==> flow/design.v <==
module fsm(
input logic CLK_50M,
output logic [15:0] audiodata,
input logic [31:0] flash_mem_readdata,
input logic flash_mem_readdatavalid,
input logic reset,
input logic direction,
output logic [6:0] state,
input logic newclock1,
output flash_mem_read,
input logic idle,
output logic [15:0] out,
output [3:0] flash_mem_byteenable
);
parameter [6:0] start = 7'b000_0000;
parameter [6:0] read = 7'b010_0000;
parameter [6:0] waitread = 7'b110_1111;
parameter [6:0] play1 = 7'b101_1111;
parameter [6:0] play2 = 7'b111_1111;
always_ff @ (posedge CLK_50M, posedge reset)
	begin
	if (reset) begin
		state<=start;
		audiodata<=16'b0;
		end
	else 
		begin
		case(state)
		start: if(idle)begin
			state<=read;
			end
			else
			state<=start;
		read:begin
			state<=waitread;
			end
		waitread:begin
			if ( flash_mem_readdatavalid==1'b1) state<= play1;
			end	
		play1:
			begin 
			if (direction)
				begin
				if(newclock1) 
					begin
					state<=start;
					audiodata<= flash_mem_readdata [31:16];
					end
				else 
				audiodata<= flash_mem_readdata [31:16];
				end
			else
				begin 
				if(newclock1) 
					begin
					audiodata<= flash_mem_readdata [15:0];
					state<=play2;
					end
				else
				audiodata<= flash_mem_readdata [15:0];
				end
			end
		play2:
			begin 
			if (direction)
				begin
				if(newclock1) 
					begin
					state<=start;
					audiodata<= flash_mem_readdata [15:0];
					end
				else 
				audiodata<= flash_mem_readdata [15:0];
				end
			else
				begin
				if(newclock1) 
					begin
					state<=start;
					audiodata<= flash_mem_readdata [31:16];
					end
				else 
				audiodata<= flash_mem_readdata [31:16];
				end
			end
		default: state<=start;
		endcase
end 
		end 
assign flash_mem_read=~state[4];
assign flash_mem_byteenable={~state[3],~state[2],~state[1],~state[0]};
assign out =flash_mem_readdata[15:0];
endmodule 
module clockdiv (input logic [31:0] d,input logic [31:0] desiredfreq,input logic clk, input logic rst, output logic reset, output logic newclock);
always_ff @ (posedge clk, posedge rst)
begin
	if (rst)
		begin
		newclock<=1'b0;
		reset<=1'b0;
		end
	else if (d==((32'd25000000/(desiredfreq))-32'd1))
		begin
		newclock<=1'b1;
		reset<=1'b0;
		end
	else if (d>=((32'd50000000/(desiredfreq))-32'b1))
		begin
		newclock<=1'b0;
		reset<=1'b1;
		end
	else
		begin
		newclock<= newclock;
		reset<=1'b0;
		end
end
endmodule
module counter(input logic clk, input logic rst, input logic reset, output logic [31:0] Q);
always_ff @ (posedge clk, posedge rst)
begin 
	if (rst)
		Q<=32'b0;
	else if (reset)
		begin
		Q<=32'b1;
		end
	else
		Q<=Q+32'b1;
end
endmodule
module flipflop #(parameter width = 23)(input logic clk, input logic rst, input logic [width-1:0] d, output logic [width-1:0] q);
always_ff @(posedge clk, posedge rst)
if (rst) q<={width{1'b0}};
else q<=d;
endmodule
module keyboardaddr (input logic [22:0]  currentaddr,
	input logic D, E, B, F, R,
	output logic [1:0] state,
	input logic clk,
	input logic rst,
	input logic en,
output logic idle,
	output logic [22:0] nextaddr
	);
	parameter idleFW = 2'b00;
	parameter idleBW = 2'b01;
	parameter FW = 2'b10;
	parameter BW = 2'b11;
assign idle=state[1];	
	always_ff @ (posedge clk, posedge rst)
	begin
				if (rst) begin
					state<=idleFW;
					nextaddr<=23'b0;
				end
				else if (en)
					case(state)
					idleFW:	 
							if(R) begin		 
								state<=idleFW;
								nextaddr<=1'b0;
								end
							else if(B) begin  
								state<=idleBW;
								nextaddr<=currentaddr;	
								end
							else if(E) begin	 
								state<=FW;
								nextaddr<=currentaddr+1'b1;
								end
							else begin		 
								state<=idleFW;
								nextaddr<=currentaddr;
								end
					idleBW:
							if(R) begin		 
								state<=idleBW;
								nextaddr<=1'b0;
								end
							else if(F) begin		 
								state<=idleFW;
								nextaddr<=currentaddr;	
								end
							else if(B) begin		 
								state<=BW;
								nextaddr<=currentaddr+1'b1;
								end
							else begin		 
								state<=idleBW;
								nextaddr<=currentaddr;
								end
					FW:			
							if(currentaddr==32'h7ffff) begin
						nextaddr<=32'b0;
							end
							else if(R) begin		 
									state<=FW;
									nextaddr<=32'b0;
								end
								else if(B) begin		 
									state<=BW;
									nextaddr<=currentaddr-1'b1;	
								end
								else if(D) begin		 
									state<=idleFW;
									nextaddr<=currentaddr;
								end
								else begin		 
									state<=FW;
									nextaddr<=currentaddr+1'b1;						
								end
					BW:
			if(currentaddr==32'b0) begin
				nextaddr<=32'h7ffff;
				end
							else if(R) begin 
								state<=BW;
								nextaddr<=32'h7ffff;
								end
							else if(F) begin		 
								state<=FW;
								nextaddr<=currentaddr+1'b1;	
								end
							else if(D) begin		 
								state<=idleBW;
								nextaddr<=currentaddr;
								end
							else begin		 
								state<=BW;
								nextaddr<=currentaddr-1'b1;
								end
						default: state<= idleFW;
				endcase
			end
endmodule
module vDFF(clk, rst, en, in, out);
	input logic clk;
	input logic rst;
	input logic en;
	input logic [22:0] in;
	output logic [22:0] out;
	always_ff @(posedge clk, posedge rst)
		if (rst) out<=23'b0;
		else if (en) out<=in;
endmodule 
module keyboardint(kbd, D,E,B,F,R);
	input logic [7:0] kbd;
	output D,E,B,F,R;
parameter character_B =8'h42;
parameter character_D =8'h44;
parameter character_E =8'h45;
parameter character_F =8'h46;
parameter character_R =8'h52;
parameter character_lowercase_b= 8'h62;
parameter character_lowercase_d= 8'h64;
parameter character_lowercase_e= 8'h65;
parameter character_lowercase_f= 8'h66;
parameter character_lowercase_r= 8'h72;
		assign D = (character_D == kbd)| (character_lowercase_d == kbd);
		assign E = (character_E == kbd)| (character_lowercase_e == kbd);
		assign B = (character_B == kbd)| (character_lowercase_b == kbd);
		assign F = (character_F == kbd)| (character_lowercase_f == kbd);
		assign R = (character_R == kbd)| (character_lowercase_r == kbd);
endmodule
module keyintegration(clk,rst,addvalue,prevaddvalue,keys);
	input logic clk;
	input logic rst;
	input logic [2:0] keys;
	output logic [31:0] addvalue;
	input logic [31:0] prevaddvalue;
	always_ff @(posedge clk, posedge rst)begin
			if(rst) begin
				addvalue<=0;
			end
			else if(keys[2]) begin
				addvalue<=0;
			end
			else if(keys[1]) begin
				addvalue<=prevaddvalue+32'd1000;
			end
			else if(keys[0]) begin
				addvalue<=prevaddvalue-32'd1000;
			end
			else begin
				addvalue<=prevaddvalue;
			end
		end
endmodule
`default_nettype none
module ipod_player(
    input  logic        clk,
    input  logic        reset,
    input  logic [7:0]  kbd_ascii,
    input  logic        speed_up,
    input  logic        speed_down,
    input  logic        speed_reset,
    input  logic        direction,
    input  logic [31:0] flash_readdata,
    input  logic        flash_readdatavalid,
    output logic        flash_read,
    output logic [3:0]  flash_byteenable,
    output logic [22:0] flash_address,
    output logic [15:0] audio_data,
    output logic        sample_clk
);
logic D,B,E,F,R;
logic [1:0] state2;
logic idle;
logic [6:0] state;
logic [15:0] out;
logic [22:0] nextaddress;
logic [22:0] currentaddress;
logic newclock1;
logic newclock1_q;
logic addr_en;
logic [31:0] d1;
logic resetcounter1;
logic [31:0] prevaddvalue;
logic [31:0] addvalue;
logic edgeclock1;
keyintegration speedcontrol(.clk(clk),.rst(reset),.addvalue(addvalue),.prevaddvalue(prevaddvalue),.keys({speed_reset,speed_up,speed_down}));
flipflop #(32) addvalueff (.clk(clk), .rst(reset), .d(addvalue), .q(prevaddvalue));
clockdiv div1 (.d(d1),.desiredfreq(32'd22000+addvalue),.clk(clk),.rst(reset),.reset(resetcounter1),.newclock(newclock1));
counter counter1 (.clk(clk), .rst(reset), .reset(resetcounter1), .Q(d1));
always_ff @(posedge clk, posedge reset)
    if (reset) newclock1_q <= 1'b0;
    else       newclock1_q <= newclock1;
assign addr_en = newclock1 & ~newclock1_q;
keyboardaddr addressset (.currentaddr(currentaddress),.clk(clk),.rst(reset),.en(addr_en),.idle(idle),.state(state2),.D(D),.E(E),.B(B),.F(F),.R(R),.nextaddr(nextaddress));
keyboardint keyboardinput (.kbd(kbd_ascii), .D(D), .E(E), .B(B), .F(F), .R(R));
vDFF addrVDFF(.clk(clk),.rst(reset),.en(addr_en),.in(nextaddress),.out(currentaddress));
doublesync newclock_doublsync(.indata(newclock1), .outdata(edgeclock1), .clk(clk), .reset(reset));
fsm flash(
.CLK_50M(clk),
.direction(direction),
.audiodata(audio_data),
.flash_mem_readdata(flash_readdata),
.flash_mem_readdatavalid(flash_readdatavalid),
.reset(reset),
.state(state),
.out(out),
.idle(idle),
.newclock1(edgeclock1),
.flash_mem_byteenable(flash_byteenable),
.flash_mem_read(flash_read)
);
assign flash_address = currentaddress[22:0];
assign sample_clk = newclock1;
endmodule
module doublesync(input logic indata, input logic clk, input logic reset, output logic outdata);
logic reg1;
always_ff @(posedge clk, posedge reset)
    if (reset) begin
        reg1 <= 1'b0;
        outdata <= 1'b0;
    end else begin
        reg1 <= indata;
        outdata <= reg1;
    end
endmodule
`default_nettype wire
# Reports on ipod_player

Each step is given for the RTL above and for the edited RTL.
"original" refers to lines of the RTL above, "edited" to lines of the edited file.
"difference" is "edited" less "original", of the values as shown.
Library cell names are shortened.
Not given: --

Top module: ipod_player
Clock: clk
Standard-cell library: sky130hd
Timing corner: tt_025C_1v80

# Diff

Unified diff, file above to edited file.
A script made this edit. It changes what the design does and was not meant as an optimisation.

```diff
@@ -281,5 +281,5 @@
 			end
 			else if(keys[0]) begin
-				addvalue<=prevaddvalue-32'd1000;
+				addvalue<=prevaddvalue+32'd1000;
 			end
 			else begin
```

# Word level

Yosys after proc, flatten, opt, wreduce and memory -nomap, before mapping. Memory bits, and registers merged into a memory's read port (data or address), are not among the register bits. Print and check cells are not counted. Equal cells are merged and count once.

Bit counts:

| element                    | original | edited | difference |
| output and inout port bits | 45       | 45     | 0 |
| input port bits            | 47       | 47     | 0 |
| bits in registers          | 171      | 171    | 0 |
| elaborated cells           | 113      | 112    | -1 |

Cells by class:

| element                          | original | edited | difference |
| bitwise operators                | 12       | 12     | 0 |
| equality and inequality tests    | 23       | 23     | 0 |
| order comparisons                | 1        | 1      | 0 |
| div/mod/pow operators            | 2        | 2      | 0 |
| add/sub/neg operators            | 8        | 7      | -1 |
| mux-type cells                   | 47       | 47     | 0 |
| reductions and logical operators | 8        | 8      | 0 |

Operator list:

| operator                                             | original | edited | difference |
| subtractor 32 x 10 -> 32 bit (second input constant) | 1        | 0      | -1 |

Operator kinds equal on both sides are left out: 39.

# Longest topological paths

Depth = most cells in a row (Yosys ltp): at word level without a register or memory, in the mapped netlist without a sequential cell, where the memories' decode and read muxes count.

Logic depth:

| element                       | original | edited | difference |
| depth in word-level cells     | 7        | 7      | 0 |
| ABC_AREA                      | 0        | 0      | -- |
| gate-level depth with buffers | 392      | 394    | +2 |
| gate-level depth less buffers | 346      | 351    | +5 |

# Mapped cells and area

Source: synth_stat.txt of the flow (Yosys; design flattened, memories mapped). It holds for the ABC_AREA given above (unset counts as 0); a run with the other value may have another netlist.

Synthesis totals:

| element                           | original | edited   | difference |
| synthesis area (µm²)              | 71,682.5 | 71,964.0 | +281.5 |
| cell count                        | 10,524   | 10,479   | -45 |
| buffers                           | 390      | 396      | +6 |
| flip-flops                        | 171      | 171      | 0 |
| sequential part of the area (µm²) | 4,279.1  | 4,279.1  | 0.0 |

Cells by type:

| cell type | original | edited | difference |
| o21ai_0   | 712      | 641    | -71 |
| nor2_1    | 1,198    | 1,135  | -63 |
| inv_1     | 357      | 298    | -59 |
| nand2_1   | 1,099    | 1,157  | +58 |
| nor3_1    | 319      | 263    | -56 |
| a21o_1    | 402      | 357    | -45 |
| nand3_1   | 300      | 340    | +40 |
| xnor2_1   | 553      | 589    | +36 |
| a21oi_1   | 941      | 915    | -26 |
| a31oi_1   | 154      | 180    | +26 |
| nand2b_1  | 162      | 186    | +24 |
| o21ai_1   | 23       | 46     | +23 |
| mux2i_1   | 74       | 96     | +22 |
| nand4_1   | 110      | 130    | +20 |
| o221ai_1  | 24       | 42     | +18 |
| o21a_1    | 249      | 232    | -17 |
| and2_1    | 73       | 89     | +16 |
| mux2_2    | 126      | 139    | +13 |

Cell types equal on both sides are left out: 16.
The list need not be complete.
By module: a second synthesis without flattening, with its own total; a netlist apart from the flattened one above.

Unflattened totals:

| element                            | original | edited   | difference |
| cells (unflattened synthesis)      | 10,689   | 10,617   | -72 |
| area (unflattened synthesis) (µm²) | 73,663.1 | 73,205.2 | -457.9 |

Rows give one instance, submodules left out.

Modules, original:

| module               | area (µm²) | cells | sequential area (µm²) | times used |
| clockdiv             | 62,319.8   | 9,383 | 50.0                  | 1 |
| keyboardaddr         | 3,792.4    | 556   | 625.6                 | 1 |
| keyintegration       | 2,109.5    | 242   | 800.8                 | 1 |
| counter              | 1,614.0    | 166   | 800.8                 | 1 |
| fsm                  | 1,357.6    | 150   | 575.6                 | 1 |
| vDFF                 | 860.8      | 49    | 575.6                 | 1 |
| flipflop #(width=32) | 804.5      | 33    | 800.8                 | 1 |
| ipod_player          | 680.7      | 98    | 25.0                  | 1 |
| keyboardint          | 70.1       | 9     | 0.0                   | 1 |
| doublesync           | 53.8       | 3     | 50.0                  | 1 |

Modules, edited:

| module               | area (µm²) | cells | sequential area (µm²) | times used |
| clockdiv             | 62,319.8   | 9,383 | 50.0                  | 1 |
| keyboardaddr         | 3,792.4    | 556   | 625.6                 | 1 |
| keyintegration       | 1,651.6    | 170   | 800.8                 | 1 |
| counter              | 1,614.0    | 166   | 800.8                 | 1 |
| fsm                  | 1,357.6    | 150   | 575.6                 | 1 |
| vDFF                 | 860.8      | 49    | 575.6                 | 1 |
| flipflop #(width=32) | 804.5      | 33    | 800.8                 | 1 |
| ipod_player          | 680.7      | 98    | 25.0                  | 1 |
| keyboardint          | 70.1       | 9     | 0.0                   | 1 |
| doublesync           | 53.8       | 3     | 50.0                  | 1 |

# Worst setup path after synthesis

Source: OpenSTA report_checks on the synthesized netlist (no wires, ideal clock, input and output delay 20% of the period each), path of least setup slack; recovery checks are left aside. Register names are those of the netlist, which keeps one name where synthesis merged equal registers.

Timing after synthesis:

| element                           | original                          | edited                            | difference |
| path type                         | register to register              | register to register              | -- |
| from                              | register speedcontrol.addvalue[4] | register speedcontrol.addvalue[4] | -- |
| to                                | register div1.newclock            | register div1.newclock            | -- |
| buffers on the path               | 52                                | 54                                | +2 |
| clock period (ns)                 | 100.0                             | 100.0                             | 0.0 |
| stages                            | 359                               | 358                               | -1 |
| setup time (ns)                   | 0.065                             | 0.065                             | 0.000 |
| launch time at the first pin (ns) | 0.000                             | 0.000                             | 0.000 |
| arrival (ns)                      | 82.974                            | 80.129                            | -2.845 |
| delay of the path (ns)            | 83.039                            | 80.194                            | -2.845 |
| required time (ns)                | 99.935                            | 99.935                            | 0.000 |
| slack (ns)                        | 16.961                            | 19.806                            | +2.845 |
| synthesis period reached (ns)     | 83.039                            | 80.194                            | -2.845 |

"delay of the path" is the arrival time less input delay plus setup time.
"stages" counts driving pins, that of a launching flip-flop among them; a cell with two outputs on the path counts twice.
"synthesis period reached" = period - worst setup slack (recovery checks aside). The figure is calculated, with input and output delays left at 20% of the set period.
The rows between start and end are the longest chain of elaborated cells between them; the timing report does not say that the signal goes this way. Where chains are equally long, one stands for them.
A line is the first line of the expression or statement that the cell stems from. Yosys adds cells for indexed reads and writes and turns some case tables into memories.
At most two assigning lines are given for a register; there are more.

On the way, after synthesis, original:
Path through: dfrtp_1 clkbuf_1 inv_1 ha_1 buf_2 or4b_4 a2111o_1 nand4_1 xor2_1 nand4_2 or4_1 nor4_1 o211ai_1 nor2_1 ha_1 nor2_1 a2111oi_0 a311oi_1 [... 323 more ...] nor2_1 ha_1 ha_1 a21o_1 a21o_1 a21o_1 a21o_1 a21o_1 a21o_1 a21o_1 a21o_1 a21o_1 a21oi_1 o21ai_0 a221oi_1 o31ai_1 a221oi_1 a21o_1
Length of the longest elaborated chain: 6
Elaborated cells between the ends (all ways): 10
RTL lines with such cells: 3
Classes of those cells: 3 x add/sub; 2 x div; 1 x compare; 1 x eq/ne; 2 x mux; 1 x reduce/logical

RTL lines, path after synthesis, original:

| element                     | RTL line | text |
| start, declared             | 270      | `output logic [31:0] addvalue;` |
| start, assigned             | 280      | `addvalue<=prevaddvalue+32'd1000;` |
| start, assigned             | 283      | `addvalue<=prevaddvalue-32'd1000;` |
| adder 15 x 32 -> 32 bit     | 324      | `clockdiv div1 (.d(d1),.desiredfreq(32'd22000+addvalue),.clk(clk),.rst(reset),.reset(resetcounter1),.newclock(n ...` |
| divider 26 x 32 -> 32 bit   | 107      | `else if (d>=((32'd50000000/(desiredfreq))-32'b1))` |
| subtractor 32 x 1 -> 32 bit | 107      |  |
| >= comparator 32 bit        | 107      |  |
| two-way mux 1 bit           | 107      |  |
| two-way mux 1 bit           | 102      | `else if (d==((32'd25000000/(desiredfreq))-32'd1))` |
| end, assigned               | 104      | `newclock<=1'b1;` |
| end, assigned               | 114      | `newclock<= newclock;` |
| end, declared               | 94       | `module clockdiv (input logic [31:0] d,input logic [31:0] desiredfreq,input logic clk, input logic rst, output ...` |

On the way, after synthesis, edited:
Path through: dfrtp_1 inv_1 ha_1 nand2_1 xor2_1 nand3_1 nor2_1 nand3_1 nor4b_2 o21ai_1 nor2_1 ha_1 o21bai_1 a21oi_1 nor2_1 nand3_1 nor2_1 ha_1 [... 322 more ...] ha_1 ha_1 a21o_1 a21o_1 a21o_1 a21o_1 a21o_1 a21o_1 a21o_1 a21o_1 a21oi_1 nor2b_1 o21ai_0 a21oi_1 a211oi_1 o31ai_1 a221oi_1 a21o_1
Length of the longest elaborated chain: 6
Elaborated cells between the ends (all ways): 10
RTL lines with such cells: 3
Classes of those cells: 3 x add/sub; 2 x div; 1 x compare; 1 x eq/ne; 2 x mux; 1 x reduce/logical

RTL lines, path after synthesis, edited:

| element                     | RTL line | text |
| start, declared             | 270      | `output logic [31:0] addvalue;` |
| start, assigned             | 280      | `addvalue<=prevaddvalue+32'd1000;` |
| start, assigned             | 283      | `addvalue<=prevaddvalue+32'd1000;` |
| adder 15 x 32 -> 32 bit     | 324      | `clockdiv div1 (.d(d1),.desiredfreq(32'd22000+addvalue),.clk(clk),.rst(reset),.reset(resetcounter1),.newclock(n ...` |
| divider 26 x 32 -> 32 bit   | 107      | `else if (d>=((32'd50000000/(desiredfreq))-32'b1))` |
| subtractor 32 x 1 -> 32 bit | 107      |  |
| >= comparator 32 bit        | 107      |  |
| two-way mux 1 bit           | 107      |  |
| two-way mux 1 bit           | 102      | `else if (d==((32'd25000000/(desiredfreq))-32'd1))` |
| end, assigned               | 104      | `newclock<=1'b1;` |
| end, assigned               | 114      | `newclock<= newclock;` |
| end, declared               | 94       | `module clockdiv (input logic [31:0] d,input logic [31:0] desiredfreq,input logic clk, input logic rst, output ...` |

# Worst path after layout

From the final timing report of each run of pair A: the path of least setup slack in the routed layout; clock arrival at registers is part of the times.

Timing after layout:

| element                           | original                          | edited                            | difference |
| path type                         | register to register              | register to register              | -- |
| from                              | register speedcontrol.addvalue[4] | register speedcontrol.addvalue[4] | -- |
| to                                | register div1.reset               | register div1.newclock            | -- |
| setup time (ns)                   | 0.13                              | 0.05                              | -0.08 |
| buffers on the path               | 21                                | 17                                | -4 |
| arrival (ns)                      | 90.64                             | 90.89                             | +0.25 |
| slack (ns)                        | 9.68                              | 9.53                              | -0.15 |
| required time (ns)                | 100.32                            | 100.42                            | +0.10 |
| stages                            | 330                               | 336                               | +6 |
| clock period (ns)                 | 100.0                             | 100.0                             | 0.0 |
| launch time at the first pin (ns) | 0.47                              | 0.48                              | +0.01 |

The rows between start and end are the longest chain of elaborated cells between them; the timing report does not say that the signal goes this way. Where chains are equally long, one stands for them.
At most two assigning lines are given for a register; there are more.

On the way, after layout, original:
Path through: dfrtp_4 inv_1 ha_4 or4b_4 a2111o_1 nand4_1 xor2_4 buf_6 nand4_2 buf_4 or4_1 nor4_4 o211ai_1 nor2_1 ha_1 nor2_1 a2111oi_0 a311oi_1 [... 294 more ...] ha_1 nand4_1 nor4_1 nand3_1 nor3b_1 o31a_1 nor2_1 ha_1 nor3b_1 a22oi_1 o21ai_1 and4_1 a21o_1 and3_1 o31ai_1 nand4_1 nor4_1 nor2_1
Length of the longest elaborated chain: 6
Elaborated cells between the ends (all ways): 9
RTL lines with such cells: 3
Classes of those cells: 3 x add/sub; 2 x div; 1 x compare; 1 x eq/ne; 2 x mux

RTL lines, path after layout, original:

| element                     | RTL line | text |
| start, declared             | 270      | `output logic [31:0] addvalue;` |
| start, assigned             | 280      | `addvalue<=prevaddvalue+32'd1000;` |
| start, assigned             | 283      | `addvalue<=prevaddvalue-32'd1000;` |
| adder 15 x 32 -> 32 bit     | 324      | `clockdiv div1 (.d(d1),.desiredfreq(32'd22000+addvalue),.clk(clk),.rst(reset),.reset(resetcounter1),.newclock(n ...` |
| divider 26 x 32 -> 32 bit   | 107      | `else if (d>=((32'd50000000/(desiredfreq))-32'b1))` |
| subtractor 32 x 1 -> 32 bit | 107      |  |
| >= comparator 32 bit        | 107      |  |
| two-way mux 1 bit           | 107      |  |
| two-way mux 1 bit           | 102      | `else if (d==((32'd25000000/(desiredfreq))-32'd1))` |
| end, assigned               | 100      | `reset<=1'b0;` |
| end, assigned               | 105      | `reset<=1'b0;` |
| end, declared               | 94       | `module clockdiv (input logic [31:0] d,input logic [31:0] desiredfreq,input logic clk, input logic rst, output ...` |

On the way, after layout, edited:
Path through: dfrtp_4 buf_4 or4_4 o22ai_1 o21ai_0 a311oi_1 a31o_4 and3_1 nand3_1 nor4b_2 o21ai_1 nor2_1 ha_1 o21bai_1 a21oi_1 nor2_1 nand3_1 nor2_1 [... 300 more ...] o22ai_2 ha_1 nand2_1 or3_1 nor4_1 xnor2_1 ha_1 nor2b_1 o21ai_0 nand2b_1 a21oi_1 nor2b_1 o21ai_0 nand2b_1 a21oi_1 o31ai_1 a221oi_1 a21o_1
Length of the longest elaborated chain: 6
Elaborated cells between the ends (all ways): 10
RTL lines with such cells: 3
Classes of those cells: 3 x add/sub; 2 x div; 1 x compare; 1 x eq/ne; 2 x mux; 1 x reduce/logical

RTL lines, path after layout, edited:

| element                     | RTL line | text |
| start, declared             | 270      | `output logic [31:0] addvalue;` |
| start, assigned             | 280      | `addvalue<=prevaddvalue+32'd1000;` |
| start, assigned             | 283      | `addvalue<=prevaddvalue+32'd1000;` |
| adder 15 x 32 -> 32 bit     | 324      | `clockdiv div1 (.d(d1),.desiredfreq(32'd22000+addvalue),.clk(clk),.rst(reset),.reset(resetcounter1),.newclock(n ...` |
| divider 26 x 32 -> 32 bit   | 107      | `else if (d>=((32'd50000000/(desiredfreq))-32'b1))` |
| subtractor 32 x 1 -> 32 bit | 107      |  |
| >= comparator 32 bit        | 107      |  |
| two-way mux 1 bit           | 107      |  |
| two-way mux 1 bit           | 102      | `else if (d==((32'd25000000/(desiredfreq))-32'd1))` |
| end, assigned               | 104      | `newclock<=1'b1;` |
| end, assigned               | 114      | `newclock<= newclock;` |
| end, declared               | 94       | `module clockdiv (input logic [31:0] d,input logic [31:0] desiredfreq,input logic clk, input logic rst, output ...` |

# Flow runs

Runs of the flow (Yosys, OpenROAD) on both versions; the two runs of a pair have the same settings. The constraints put input and output delay at 20% of the set period each and load the outputs with 0.01 pF.

Flow settings, pair A:
CORE_UTILIZATION: 40
SETUP_SLACK_MARGIN: 5
period_ns: 100.0
CAP_MARGIN: 20
CORE_MARGIN: 2
SLEW_MARGIN: 20

Measured results, pair A:

| element                                | original  | edited    | difference |
| worst hold slack (ns)                  | 0.412     | 0.432     | +0.020 |
| achieved clock period (ns)             | 90.317    | 90.466    | +0.149 |
| standard-cell area after routing (µm²) | 77,227.8  | 76,852.5  | -375.3 |
| utilization after routing (%)          | 43.3      | 43.0      | -0.3 |
| total negative slack (ns)              | 0.000     | 0.000     | 0.000 |
| area of the synthesized netlist (µm²)  | 71,682.5  | 71,964.0  | +281.5 |
| area of the die (µm²)                  | 182,607.0 | 183,321.0 | +714.0 |
| setup slack of the worst path (ns)     | 9.683     | 9.534     | -0.149 |

Flow settings, pair B:
ABC_AREA: 1
CAP_MARGIN: 35
CORE_ASPECT_RATIO: 1.63
CORE_UTILIZATION: 61
CTS_CLUSTER_SIZE: 92
SLEW_MARGIN: 0
TNS_END_PERCENT: 10
period_ns: 83.3
CORE_MARGIN: 2

Measured results, pair B:

| element                                | original  | edited    | difference |
| worst hold slack (ns)                  | 0.413     | 0.439     | +0.026 |
| achieved clock period (ns)             | 78.295    | 78.288    | -0.007 |
| standard-cell area after routing (µm²) | 77,091.4  | 81,544.5  | +4,453.1 |
| utilization after routing (%)          | 69.7      | 75.6      | +5.9 |
| total negative slack (ns)              | 0.000     | 0.000     | 0.000 |
| area of the synthesized netlist (µm²)  | 67,976.4  | 66,282.3  | -1,694.1 |
| area of the die (µm²)                  | 114,204.0 | 111,391.0 | -2,813.0 |
| setup slack of the worst path (ns)     | 5.005     | 5.012     | +0.007 |

"achieved clock period": clock period set for the run, less the worst setup slack. It is reckoned from that one timing run; input and output delays stay at 20% of the period that was set.
